==> flow/design.v <==
module cache(
    clk,
    proc_reset,
    proc_read,
    proc_write,
    proc_addr,
    proc_wdata,
    proc_stall,
    proc_rdata,
    mem_read,
    mem_write,
    mem_addr,
    mem_rdata,
    mem_wdata,
    mem_ready
);
    input          clk;
    input          proc_reset;
    input          proc_read, proc_write;
    input   [29:0] proc_addr;
    input   [31:0] proc_wdata;
    output 	reg        proc_stall;
    output  reg [31:0] proc_rdata;
    input  [127:0] mem_rdata;
    input          mem_ready;
    output   reg    mem_read, mem_write;
    output reg [27:0] mem_addr;
    output reg [127:0] mem_wdata;
    wire [1:0]read_and_write;
	assign read_and_write = {proc_read , proc_write};
	reg [127:0]block_0, block_1, block_2, block_3, block_4, block_5, block_6, block_7,block;
	reg [127:0]block_next_0, block_next_1, block_next_2, block_next_3, block_next_4, block_next_5, block_next_6, block_next_7, block_next;
	reg [7:0]dirty;
	reg [7:0]dirty_next;
	reg [7:0]valid;
	reg [7:0]valid_next;
	reg [24:0]tag_0, tag_1, tag_2, tag_3, tag_4, tag_5, tag_6, tag_7;
	reg [24:0]tag_next_0, tag_next_1, tag_next_2, tag_next_3, tag_next_4, tag_next_5, tag_next_6, tag_next_7;
	reg [31:0] block_to_read;
	reg [127:0]block_to_write;
	reg [24:0]tag;
	reg [1:0]block_offset;
	reg dirty_now;
	reg valid_now;
	reg [31:0] proc_wdata_place;
	reg [1:0] state, next_state;						 
	reg hit, stall;
	always@(*)							 
	begin
		case (proc_addr[4:2])
			3'b000:
				begin
					tag = tag_0;
					dirty_now = dirty[0];
					valid_now = valid[0];
					block = block_0;
				end
			3'b001:
				begin
					tag = tag_1;
					dirty_now = dirty[1];
					valid_now = valid[1];
					block = block_1;
				end
			3'b010:
				begin
					tag = tag_2;
					dirty_now = dirty[2];
					valid_now = valid[2];
					block = block_2;
				end
			3'b011:
				begin
					tag = tag_3;
					dirty_now = dirty[3];
					valid_now = valid[3];
					block = block_3;
				end
			3'b100:
				begin
					tag = tag_4;
					dirty_now = dirty[4];
					valid_now = valid[4];
					block = block_4;
				end
			3'b101:
				begin
					tag = tag_5;
					dirty_now = dirty[5];
					valid_now = valid[5];
					block = block_5;
				end
			3'b110:
				begin
					tag = tag_6;
					dirty_now = dirty[6];
					valid_now = valid[6];
					block = block_6;
				end
			3'b111:
				begin
					tag = tag_7;
					dirty_now = dirty[7];
					valid_now = valid[7];
					block = block_7;
				end
		endcase
	end
	always@(*)					 
	begin
		if (proc_read)
		begin
		case(proc_addr[1:0])
			2'b00:
				begin
					block_to_read = block[31:0];
				end
			2'b01:
				begin
					block_to_read = block[63:32];
				end
			2'b10:
				begin
					block_to_read = block[95:64];
				end
			2'b11:
				begin
					block_to_read = block[127:96];
				end
			endcase
		end
		else
		begin
			block_to_read = 32'b0;
		end
	end
	always@(*)					 
	begin
		if (proc_write)
		begin
			case (proc_addr[1:0])
			2'b00:
				begin
					block_to_write = {block[127:32], proc_wdata};
				end
			2'b01:
				begin
					block_to_write = {block[127:64], proc_wdata, block[31:0]};
				end
			2'b10:
				begin
					block_to_write = {block[127:96], proc_wdata, block[63:0]};
				end
			2'b11:
				begin
					block_to_write = {proc_wdata , block[95:0]};
				end
			endcase
		end
		else
		begin
			block_to_write = 128'd0;
		end
	end
	always@(*)					 
	begin
		if (valid_now && ~state[1] && ~state[0] && (proc_addr[29:5] == tag ))
			begin
				hit = 1'b1;
				stall = 1'b0;
			end
		else
			begin
				hit = 1'b0;
				stall = 1'b1;
			end
	end
	always@(*)					 
	begin
		case (state)
			2'b00:				 
				begin
					tag_next_0 = tag_0;
					tag_next_1 = tag_1;
					tag_next_2 = tag_2;
					tag_next_3 = tag_3;
					tag_next_4 = tag_4;
					tag_next_5 = tag_5;
					tag_next_6 = tag_6;
					tag_next_7 = tag_7;
					if (proc_write && hit)
						begin
							case(proc_addr[4:2])
								3'b000:
									begin
										valid_next = valid;
										dirty_next = dirty;
										valid_next[0] = 1'b1;
										dirty_next[0] = 1'b1;
										block_next_0 = block_to_write;
										block_next_1 = block_1;
										block_next_2 = block_2;
										block_next_3 = block_3;
										block_next_4 = block_4;
										block_next_5 = block_5;
										block_next_6 = block_6;
										block_next_7 = block_7;
									end
								3'b001:
									begin
										valid_next = valid;
										dirty_next = dirty;
										valid_next[1] = 1'b1;
										dirty_next[1] = 1'b1;
										block_next_0 = block_0;
										block_next_1 = block_to_write;
										block_next_2 = block_2;
										block_next_3 = block_3;
										block_next_4 = block_4;
										block_next_5 = block_5;
										block_next_6 = block_6;
										block_next_7 = block_7;
									end
								3'b010:
									begin
										valid_next = valid;
										dirty_next = dirty;
										valid_next[2] = 1'b1;
										dirty_next[2] = 1'b1;
										block_next_0 = block_0;
										block_next_1 = block_1;
										block_next_2 = block_to_write;
										block_next_3 = block_3;
										block_next_4 = block_4;
										block_next_5 = block_5;
										block_next_6 = block_6;
										block_next_7 = block_7;
									end
								3'b011:
									begin
										valid_next = valid;
										dirty_next = dirty;
										valid_next[3] = 1'b1;
										dirty_next[3] = 1'b1;
										block_next_0 = block_0;
										block_next_1 = block_1;
										block_next_2 = block_2;
										block_next_3 = block_to_write;
										block_next_4 = block_4;
										block_next_5 = block_5;
										block_next_6 = block_6;
										block_next_7 = block_7;
									end
								3'b100:
									begin
										valid_next = valid;
										dirty_next = dirty;
										valid_next[4] = 1'b1;
										dirty_next[4] = 1'b1;
										block_next_0 = block_0;
										block_next_1 = block_1;
										block_next_2 = block_2;
										block_next_3 = block_3;
										block_next_4 = block_to_write;
										block_next_5 = block_5;
										block_next_6 = block_6;
										block_next_7 = block_7;
									end
								3'b101:
									begin
										valid_next = valid;
										dirty_next = dirty;
										valid_next[5] = 1'b1;
										dirty_next[5] = 1'b1;
										block_next_0 = block_0;
										block_next_1 = block_1;
										block_next_2 = block_2;
										block_next_3 = block_3;
										block_next_4 = block_4;
										block_next_5 = block_to_write;
										block_next_6 = block_6;
										block_next_7 = block_7;
									end
								3'b110:
									begin
										valid_next = valid;
										dirty_next = dirty;
										valid_next[6] = 1'b1;
										dirty_next[6] = 1'b1;
										block_next_0 = block_0;
										block_next_1 = block_1;
										block_next_2 = block_2;
										block_next_3 = block_3;
										block_next_4 = block_4;
										block_next_5 = block_5;
										block_next_6 = block_to_write;
										block_next_7 = block_7;
									end
								3'b111:
									begin
										valid_next = valid;
										dirty_next = dirty;
										valid_next[7] = 1'b1;
										dirty_next[7] = 1'b1;
										block_next_0 = block_0;
										block_next_1 = block_1;
										block_next_2 = block_2;
										block_next_3 = block_3;
										block_next_4 = block_4;
										block_next_5 = block_5;
										block_next_6 = block_6;
										block_next_7 = block_to_write;
									end
								endcase
						end
					else
						begin
							valid_next = valid;
							dirty_next = dirty;
							block_next_0 = block_0;
							block_next_1 = block_1;
							block_next_2 = block_2;
							block_next_3 = block_3;
							block_next_4 = block_4;
							block_next_5 = block_5;
							block_next_6 = block_6;
							block_next_7 = block_7;
						end
				end
			2'b01:					 
				begin
					valid_next = valid;
					dirty_next = dirty;				
					tag_next_0 = tag_0;
					tag_next_1 = tag_1;
					tag_next_2 = tag_2;
					tag_next_3 = tag_3;
					tag_next_4 = tag_4;
					tag_next_5 = tag_5;
					tag_next_6 = tag_6;
					tag_next_7 = tag_7;
					block_next_0 = block_0;
					block_next_1 = block_1;
					block_next_2 = block_2;
					block_next_3 = block_3;
					block_next_4 = block_4;
					block_next_5 = block_5;
					block_next_6 = block_6;
					block_next_7 = block_7;
				end
			2'b10:			 
				begin
					case (proc_addr[4:2])
						3'b000:
							begin
							valid_next = valid;
							dirty_next = dirty;
							valid_next[0] = 1'b1;
							dirty_next[0] = 1'b0;
							tag_next_0 = proc_addr[29:5];
							tag_next_1 = tag_1;
							tag_next_2 = tag_2;
							tag_next_3 = tag_3;
							tag_next_4 = tag_4;
							tag_next_5 = tag_5;
							tag_next_6 = tag_6;
							tag_next_7 = tag_7;
							block_next_0 = mem_rdata;
							block_next_1 = block_1;
							block_next_2 = block_2;
							block_next_3 = block_3;
							block_next_4 = block_4;
							block_next_5 = block_5;
							block_next_6 = block_6;
							block_next_7 = block_7;
							end
						3'b001:
							begin
							valid_next = valid;
							dirty_next = dirty;
							valid_next[1] = 1'b1;
							dirty_next[1] = 1'b0;
							tag_next_0 = tag_0;
							tag_next_1 = proc_addr[29:5];
							tag_next_2 = tag_2;
							tag_next_3 = tag_3;
							tag_next_4 = tag_4;
							tag_next_5 = tag_5;
							tag_next_6 = tag_6;
							tag_next_7 = tag_7;
							block_next_0 = block_0;
							block_next_1 = mem_rdata;
							block_next_2 = block_2;
							block_next_3 = block_3;
							block_next_4 = block_4;
							block_next_5 = block_5;
							block_next_6 = block_6;
							block_next_7 = block_7;	
							end
						3'b010:
							begin
							valid_next = valid;
							dirty_next = dirty;
							valid_next[2] = 1'b1;
							dirty_next[2] = 1'b0;
							tag_next_0 = tag_0;
							tag_next_1 = tag_1;
							tag_next_2 = proc_addr[29:5];
							tag_next_3 = tag_3;
							tag_next_4 = tag_4;
							tag_next_5 = tag_5;
							tag_next_6 = tag_6;
							tag_next_7 = tag_7;
							block_next_0 = block_0;
							block_next_1 = block_1;
							block_next_2 = mem_rdata;
							block_next_3 = block_3;
							block_next_4 = block_4;
							block_next_5 = block_5;
							block_next_6 = block_6;
							block_next_7 = block_7;	
							end
						3'b011:
							begin
							valid_next = valid;
							dirty_next = dirty;
							valid_next[3] = 1'b1;
							dirty_next[3] = 1'b0;
							tag_next_0 = tag_0;
							tag_next_1 = tag_1;
							tag_next_2 = tag_2;
							tag_next_3 = proc_addr[29:5];
							tag_next_4 = tag_4;
							tag_next_5 = tag_5;
							tag_next_6 = tag_6;
							tag_next_7 = tag_7;
							block_next_0 = block_0;
							block_next_1 = block_1;
							block_next_2 = block_2;
							block_next_3 = mem_rdata;
							block_next_4 = block_4;
							block_next_5 = block_5;
							block_next_6 = block_6;
							block_next_7 = block_7;	
							end
						3'b100:
							begin
							valid_next = valid;
							dirty_next = dirty;
							valid_next[4] = 1'b1;
							dirty_next[4] = 1'b0;
							tag_next_0 = tag_0;
							tag_next_1 = tag_1;
							tag_next_2 = tag_2;
							tag_next_3 = tag_3;
							tag_next_4 = proc_addr[29:5];
							tag_next_5 = tag_5;
							tag_next_6 = tag_6;
							tag_next_7 = tag_7;
							block_next_0 = block_0;
							block_next_1 = block_1;
							block_next_2 = block_2;
							block_next_3 = block_3;
							block_next_4 = mem_rdata;
							block_next_5 = block_5;
							block_next_6 = block_6;
							block_next_7 = block_7;	
							end
						3'b101:
							begin
							valid_next = valid;
							dirty_next = dirty;
							valid_next[5] = 1'b1;
							dirty_next[5] = 1'b0;
							tag_next_0 = tag_0;
							tag_next_1 = tag_1;
							tag_next_2 = tag_2;
							tag_next_3 = tag_3;
							tag_next_4 = tag_4;
							tag_next_5 = proc_addr[29:5];
							tag_next_6 = tag_6;
							tag_next_7 = tag_7;
							block_next_0 = block_0;
							block_next_1 = block_1;
							block_next_2 = block_2;
							block_next_3 = block_3;
							block_next_4 = block_4;
							block_next_5 = mem_rdata;
							block_next_6 = block_6;
							block_next_7 = block_7;	
							end
						3'b110:
							begin
							valid_next = valid;
							dirty_next = dirty;
							valid_next[6] = 1'b1;
							dirty_next[6] = 1'b0;
							tag_next_0 = tag_0;
							tag_next_1 = tag_1;
							tag_next_2 = tag_2;
							tag_next_3 = tag_3;
							tag_next_4 = tag_4;
							tag_next_5 = tag_5;
							tag_next_6 = proc_addr[29:5];
							tag_next_7 = tag_7;
							block_next_0 = block_0;
							block_next_1 = block_1;
							block_next_2 = block_2;
							block_next_3 = block_3;
							block_next_4 = block_4;
							block_next_5 = block_5;
							block_next_6 = mem_rdata;
							block_next_7 = block_7;	
							end
						3'b111:
							begin
							valid_next = valid;
							dirty_next = dirty;
							valid_next[7] = 1'b1;
							dirty_next[7] = 1'b0;
							tag_next_0 = tag_0;
							tag_next_1 = tag_1;
							tag_next_2 = tag_2;
							tag_next_3 = tag_3;
							tag_next_4 = tag_4;
							tag_next_5 = tag_5;
							tag_next_6 = tag_6;
							tag_next_7 = proc_addr[29:5];
							block_next_0 = block_0;
							block_next_1 = block_1;
							block_next_2 = block_2;
							block_next_3 = block_3;
							block_next_4 = block_4;
							block_next_5 = block_5;
							block_next_6 = block_6;
							block_next_7 = mem_rdata;					
							end
					endcase
				end
			2'b11:					 
				begin
					valid_next = valid;
					dirty_next = dirty;				
					tag_next_0 = tag_0;
					tag_next_1 = tag_1;
					tag_next_2 = tag_2;
					tag_next_3 = tag_3;
					tag_next_4 = tag_4;
					tag_next_5 = tag_5;
					tag_next_6 = tag_6;
					tag_next_7 = tag_7;
					block_next_0 = block_0;
					block_next_1 = block_1;
					block_next_2 = block_2;
					block_next_3 = block_3;
					block_next_4 = block_4;
					block_next_5 = block_5;
					block_next_6 = block_6;
					block_next_7 = block_7;
				end
			endcase	
	end
	always@(*)					 
	begin
		case(state)
			2'b00:				 
				begin
					proc_stall = stall;
					mem_read = 1'b0;
					mem_write= 1'b0;
					mem_addr = 28'b0;
					mem_wdata= 128'b0;
					if (proc_read && hit)
						begin
							proc_rdata = block_to_read;
						end
					else
						begin
							proc_rdata = 32'b0;
						end
				end
			2'b01:				 
				begin
					proc_stall = 1'b1;
					proc_rdata = 32'b0;
					mem_read = 1'b0;
					mem_write= 1'b1;
					mem_addr = {tag , proc_addr[4:2]};
					mem_wdata= block;
				end
			2'b10:				 
				begin
					proc_stall = 1'b1;
					proc_rdata = 32'b0;
					mem_read = 1'b1;
					mem_write= 1'b0;
					mem_addr = proc_addr[29:2];					
					mem_wdata=128'b0;
				end
			2'b11:
				begin
					proc_stall = 1'b1;
					proc_rdata = 32'b0;
					mem_read = 1'b1;
					mem_write= 1'b0;
					mem_addr = proc_addr[29:2];					
					mem_wdata=128'b0;
				end
		endcase
	end
	always@(*)						 
	begin
		case(state)
			2'b00:					 
				begin
					if (hit)
						begin
							next_state = 2'b00;
						end
					else if (dirty_now)
						begin
							next_state = 2'b01;
						end
					else
						begin
							next_state = 2'b10;
						end
				end
			2'b01:					 
				begin
					if (mem_ready)
						begin
						next_state = 2'b10;
						end
					else
						begin
						next_state = 2'b01;
						end
				end
			2'b10:					 
				begin
					if (mem_ready)
						begin
							next_state = 2'b00;
						end
					else
						begin
							next_state = 2'b10;
						end
				end
			2'b11:
				begin
					next_state = 2'b11;
				end
			endcase
	end
always@( posedge clk or posedge proc_reset ) begin
    if( proc_reset ) begin
			state <= 2'b00;
			block_0 <= 128'b0;
			block_1 <= 128'b0;
			block_2 <= 128'b0;
			block_3 <= 128'b0;
			block_4 <= 128'b0;
			block_5 <= 128'b0;
			block_6 <= 128'b0;
			block_7 <= 128'b0;
			valid <= 8'd0;
			dirty <= 8'd0;
			tag_0 <= 25'd0;
			tag_1 <= 25'd0;
			tag_2 <= 25'd0;
			tag_3 <= 25'd0;
			tag_4 <= 25'd0;
			tag_5 <= 25'd0;
			tag_6 <= 25'd0;
			tag_7 <= 25'd0;
    end
    else begin
		valid <= valid_next;
		dirty <= dirty_next;
		tag_0 <= tag_next_0;
		tag_1 <= tag_next_1;
		tag_2 <= tag_next_2;
		tag_3 <= tag_next_3;
		tag_4 <= tag_next_4;
		tag_5 <= tag_next_5;
		tag_6 <= tag_next_6;
		tag_7 <= tag_next_7;
		state <= next_state;
		block_0 <= block_next_0;
		block_1 <= block_next_1;
		block_2 <= block_next_2;
		block_3 <= block_next_3;
		block_4 <= block_next_4;
		block_5 <= block_next_5;
		block_6 <= block_next_6;
		block_7 <= block_next_7;
    end
end
endmodule
--- tool output ---
### Step by step through the tools: cache

Each step is given for the RTL above and for the edited RTL.
"unedited" refers to lines of the RTL above, "edited" to lines of the edited file.
"change" is "edited" less "unedited", of the values as shown.
Library cell names are shortened.
A cell with -- has no value.

* top: cache
* clock port: clk
* standard-cell library: sky130hd
* corner: tt_025C_1v80

### Diff

The edit as a unified diff against the file above.
The edited RTL no longer does the same as the RTL above: the edit was made by script, with no optimisation intended.

```diff
@@ -655,27 +655,6 @@
 			endcase
 	end
-always@( posedge clk or posedge proc_reset ) begin
-    if( proc_reset ) begin
-			state <= 2'b00;
-			block_0 <= 128'b0;
-			block_1 <= 128'b0;
-			block_2 <= 128'b0;
-			block_3 <= 128'b0;
-			block_4 <= 128'b0;
-			block_5 <= 128'b0;
-			block_6 <= 128'b0;
-			block_7 <= 128'b0;
-			valid <= 8'd0;
-			dirty <= 8'd0;
-			tag_0 <= 25'd0;
-			tag_1 <= 25'd0;
-			tag_2 <= 25'd0;
-			tag_3 <= 25'd0;
-			tag_4 <= 25'd0;
-			tag_5 <= 25'd0;
-			tag_6 <= 25'd0;
-			tag_7 <= 25'd0;
-    end
-    else begin
+always@( posedge clk ) begin
+    begin
 		valid <= valid_next;
 		dirty <= dirty_next;
```

### Elaborated design

Counts by Yosys on the flattened word-level netlist (proc, flatten, opt, wreduce; memories kept). Register bits leave out memories and registers merged into their read ports (data or address). Print and check cells are left out. Cells with the same type and inputs are merged into one.

Storage and ports
* flip-flop bits (word level): unedited 1242, edited 1242, change 0
* input port bits: unedited 195, edited 195, change 0
* output and inout bits: unedited 191, edited 191, change 0
* cells after elaboration: unedited 198, edited 198, change 0

Operators by class
* equal/unequal tests: unedited 31, edited 31, change 0
* mux-type cells: unedited 98, edited 98, change 0
* bitwise gates (word level): unedited 4, edited 4, change 0
* reduce/logical cells: unedited 39, edited 39, change 0

Unchanged operator kinds not shown: 33.

### Logic depth

Longest topological path by Yosys (ltp), each cell counted once; first at word level (registers and memories cut), then after technology mapping (sequential cells cut; the memories' decode and read muxes count).

Logic depth
* word-level depth: unedited 9, edited 9, change 0
* ABC_AREA: unedited 0, edited 0
* depth in mapped cells: unedited 15, edited 15, change 0
* mapped depth without buffers: unedited 9, edited 8, change -1

### Netlist

The flow's flattened synthesis, as Yosys stat reports it; memories are mapped. The netlist is that of the ABC_AREA named above (0 if unset); the other value can give another one.

Cell types
* dfrtp_1: unedited 1242, edited 0, change -1242
* edfxtp_1: unedited 0, edited 1234, change +1234
* mux2_2: unedited 943, edited 63, change -880
* mux2_1: unedited 316, edited 0, change -316
* o21ai_0: unedited 343, edited 243, change -100
* nor2_1: unedited 355, edited 265, change -90
* o22ai_1: unedited 130, edited 62, change -68
* clkbuf_1: unedited 216, edited 150, change -66
* buf_4: unedited 76, edited 11, change -65
* and2_1: unedited 22, edited 79, change +57
* a21oi_1: unedited 246, edited 197, change -49
* o221ai_1: unedited 13, edited 53, change +40
* nand2_1: unedited 256, edited 288, change +32
* buf_6: unedited 30, edited 5, change -25
* mux2i_1: unedited 202, edited 225, change +23
* nor3_1: unedited 86, edited 64, change -22
* a221oi_1: unedited 64, edited 43, change -21
* nor2b_1: unedited 64, edited 44, change -20

Unchanged cell types not shown: 5.
Not every row of either side is listed.

Mapped netlist
* cells in the netlist: unedited 5074, edited 3514, change -1560
* mapped area (um^2): unedited 60780.8, edited 51946.1, change -8834.7
* area of sequential cells (um^2): unedited 31079.8, edited 37075.6, change +5995.8
* mapped flip-flops: unedited 1242, edited 1235, change -7
* buffer cells: unedited 431, edited 253, change -178

### Worst setup path after synthesis

Path of least setup slack by OpenSTA after synthesis, without wires, with an ideal clock, recovery checks aside; 20% of the period is set as input and as output delay. Where synthesis merged equal registers, the netlist keeps one of their names.

Timing post-synthesis
* kind: unedited input to output, edited input to register
* start point: unedited in proc_addr[4], edited in proc_addr[4]
* end point: unedited out proc_rdata[11], edited reg block_5[0]
* period (ns): unedited 10.0, edited 10.0, change 0.0
* input delay (ns): unedited 2.000, edited 2.000, change 0.000
* external output delay (ns): unedited 2.000
* library setup time (ns): edited 0.808
* launch time at the first pin (ns): unedited 2.000, edited 2.000, change 0.000
* arrival (ns): unedited 4.541, edited 13.599, change +9.058
* required time (ns): unedited 8.000, edited 9.192, change +1.192
* setup slack (ns): unedited 3.459, edited -4.406, change -7.865
* path delay (ns): unedited 2.541, edited 12.407, change +9.866
* stages on the path: unedited 12, edited 10, change -2
* path buffers: unedited 4, edited 2, change -2
* period reached after synthesis (ns): unedited 6.541, edited 14.406, change +7.865

"path delay" = arrival - input delay + setup time.
A path that ends at an output port has no setup time.
"stages on the path" counts driving pins, that of a launching flip-flop among them; a cell with two outputs on the path counts twice.
"period reached after synthesis" is the clock period less the worst setup slack; recovery checks do not enter. This is arithmetic on one report: input and output delays are still those of the set period (20% each).
The rows between start and end are the longest chain of elaborated cells between them; the timing report does not say that the signal goes this way. Where chains are equally long, one stands for them.
A line is the first line of the expression or statement that the cell stems from. Yosys adds cells for indexed reads and writes and turns some case tables into memories.

Between the ends, post-synthesis, unedited:
* cell sequence: buf_4 -> or3_1 -> buf_2 -> buf_2 -> o22ai_1 -> xor2_1 -> nand4_1 -> nor4_2 -> and4_1 -> nand3_1 -> clkbuf_1 -> a211oi_1
* cells in the longest elaborated chain: 9
* elaborated cells on any way between the ends: 21
* those cells by class: eq/ne: 8; mux: 8; reduce/logical: 5

RTL lines, path post-synthesis, unedited
* from (decl): line 20 `input   [29:0] proc_addr;`
* equality test 3 bit: line 50 `case (proc_addr[4:2])`
* case mux 1 bit (select 8 bit): line 50
* logical AND 1 bit (3 in a row): line 167 `if (valid_now && ~state[1] && ~state[0] && (proc_addr[29:5] == tag ))`
* 2-to-1 mux 1 bit: line 167
* logical AND 1 bit: line 573 `if (proc_read && hit)`
* 2-to-1 mux 32 bit: line 573
* case mux 32 bit (select 2 bit): line 565 `case(state)`
* to (decl): line 23 `output  reg [31:0] proc_rdata;`

edited: Only ways into the end's enable, where the timed path ends, are counted here.

Between the ends, post-synthesis, edited:
* cell sequence: buf_6 -> or3_1 -> clkbuf_1 -> nor2_1 -> o32ai_1 -> or3_1 -> a2111o_1 -> nor4_4 -> nand4_2 -> a211oi_1
* cells in the longest elaborated chain: 9
* elaborated cells on any way between the ends: 21
* those cells by class: eq/ne: 11; mux: 3; reduce/logical: 7

RTL lines, path post-synthesis, edited
* from (decl): line 20 `input   [29:0] proc_addr;`
* equality test 3 bit: line 50 `case (proc_addr[4:2])`
* case mux 1 bit (select 8 bit): line 50
* logical AND 1 bit (3 in a row): line 167 `if (valid_now && ~state[1] && ~state[0] && (proc_addr[29:5] == tag ))`
* 2-to-1 mux 1 bit: line 167
* logical AND 1 bit: line 191 `if (proc_write && hit)`
* != test 2 bit
* AND reduction 4 bit
* to (assign): line 675 `block_5 <= block_next_5;`
* to (decl): line 31 `reg [127:0]block_0, block_1, block_2, block_3, block_4, block_5, block_6, block_7,block;`

### Worst path after layout

Path of least setup slack in the final report of the runs of pair 1 (OpenROAD, finished layout, wires in). Where an end is a register, its clock arrival counts in the times.

Timing after layout
* kind: unedited input to output, edited input to output
* start point: unedited in proc_addr[2], edited in proc_addr[4]
* end point: unedited out proc_rdata[7], edited out proc_rdata[5]
* period (ns): unedited 8.69, edited 8.69, change 0.00
* input delay (ns): unedited 1.74, edited 1.74, change 0.00
* external output delay (ns): unedited 1.74, edited 1.74, change 0.00
* launch time at the first pin (ns): unedited 1.74, edited 1.74, change 0.00
* arrival (ns): unedited 6.03, edited 6.28, change +0.25
* required time (ns): unedited 6.95, edited 6.95, change 0.00
* setup slack (ns): unedited 0.92, edited 0.67, change -0.25
* stages on the path: unedited 12, edited 12, change 0
* path buffers: unedited 3, edited 4, change +1

The rows between start and end are the longest chain of elaborated cells between them; the timing report does not say that the signal goes this way. Where chains are equally long, one stands for them.

Between the ends, after layout, unedited:
* cell sequence: buf_8 -> or3_4 -> nor2_1 -> a2111oi_0 -> nand4_1 -> nor4_1 -> and3_1 -> and4_1 -> nand3_2 -> buf_4 -> a211oi_1 -> clkdlybuf4s50_1
* cells in the longest elaborated chain: 9
* elaborated cells on any way between the ends: 21
* those cells by class: eq/ne: 8; mux: 8; reduce/logical: 5

RTL lines, path after layout, unedited
* from (decl): line 20 `input   [29:0] proc_addr;`
* equality test 3 bit: line 50 `case (proc_addr[4:2])`
* case mux 1 bit (select 8 bit): line 50
* logical AND 1 bit (3 in a row): line 167 `if (valid_now && ~state[1] && ~state[0] && (proc_addr[29:5] == tag ))`
* 2-to-1 mux 1 bit: line 167
* logical AND 1 bit: line 573 `if (proc_read && hit)`
* 2-to-1 mux 32 bit: line 573
* case mux 32 bit (select 2 bit): line 565 `case(state)`
* to (decl): line 23 `output  reg [31:0] proc_rdata;`

Between the ends, after layout, edited:
* cell sequence: buf_6 -> nor2b_2 -> buf_4 -> a22oi_1 -> o22ai_1 -> a221oi_1 -> a2111o_1 -> nor3_1 -> nand4_4 -> buf_4 -> a211oi_2 -> clkdlybuf4s50_1
* cells in the longest elaborated chain: 9
* elaborated cells on any way between the ends: 21
* those cells by class: eq/ne: 8; mux: 8; reduce/logical: 5

RTL lines, path after layout, edited
* from (decl): line 20 `input   [29:0] proc_addr;`
* equality test 3 bit: line 50 `case (proc_addr[4:2])`
* case mux 1 bit (select 8 bit): line 50
* logical AND 1 bit (3 in a row): line 167 `if (valid_now && ~state[1] && ~state[0] && (proc_addr[29:5] == tag ))`
* 2-to-1 mux 1 bit: line 167
* logical AND 1 bit: line 573 `if (proc_read && hit)`
* 2-to-1 mux 32 bit: line 573
* case mux 32 bit (select 2 bit): line 565 `case(state)`
* to (decl): line 23 `output  reg [31:0] proc_rdata;`

### Layout results

Both versions went through the flow (Yosys, OpenROAD) with the same settings in each pair. Constraints: input delay and output delay 20% of the set period each, output load 0.01 pF.

Flow settings, pair 1:
* CORE_UTILIZATION: 30
* PLACE_DENSITY: 0.5
* period_ns: 8.69
* CAP_MARGIN: 20
* CORE_MARGIN: 2
* SLEW_MARGIN: 20

Measured results, pair 1
* synthesized cell area (um^2): unedited 60780.8, edited 51946.1, change -8834.7
* die size (um^2): unedited 206220.0, edited 176497.0, change -29723.0
* standard-cell area of the final layout (um^2): unedited 72598.4, edited 63425.8, change -9172.6
* post-layout utilization (%): unedited 36.0, edited 36.9, change +0.9
* worst setup slack after layout (ns): unedited 0.920, edited 0.672, change -0.248
* sum of negative setup slack (ns): unedited 0.000, edited 0.000, change 0.000
* worst hold slack in the final report (ns): unedited 0.469, edited 0.656, change +0.187
* total power after layout (mW): unedited 23.970, edited 16.570, change -7.400
* achieved clock period (ns): unedited 7.770, edited 8.018, change +0.248

Flow settings, pair 2:
* CAP_MARGIN: 30
* CELL_PAD_IN_SITES_DETAIL_PLACEMENT: 0
* CELL_PAD_IN_SITES_GLOBAL_PLACEMENT: 3
* CORE_UTILIZATION: 26
* CTS_CLUSTER_DIAMETER: 136
* CTS_CLUSTER_SIZE: 98
* GPL_ROUTABILITY_DRIVEN: 1
* PLACE_DENSITY_LB_ADDON: 0.08
* SETUP_SLACK_MARGIN: -1.1
* TNS_END_PERCENT: 55
* period_ns: 14.1
* CORE_MARGIN: 2
* SLEW_MARGIN: 20

Measured results, pair 2
* synthesized cell area (um^2): unedited 60780.8, edited 51946.1, change -8834.7
* die size (um^2): unedited 237656.0, edited 203383.0, change -34273.0
* standard-cell area of the final layout (um^2): unedited 69903.3, edited 61074.8, change -8828.5
* post-layout utilization (%): unedited 30.1, edited 30.7, change +0.6
* worst setup slack after layout (ns): unedited 2.995, edited 2.955, change -0.040
* sum of negative setup slack (ns): unedited 0.000, edited 0.000, change 0.000
* worst hold slack in the final report (ns): unedited 0.498, edited 0.579, change +0.081
* total power after layout (mW): unedited 12.922, edited 8.671, change -4.251
* achieved clock period (ns): unedited 11.105, edited 11.145, change +0.040

By "achieved clock period" is meant the clock period of the run minus its worst setup slack. This is arithmetic on one report: input and output delays are still those of the set period (20% each).
By "total power after layout" is meant OpenSTA's value without simulated activity: inputs other than the clock are taken to toggle once in ten clock periods, and the tool carries that through the logic.
--- end ---
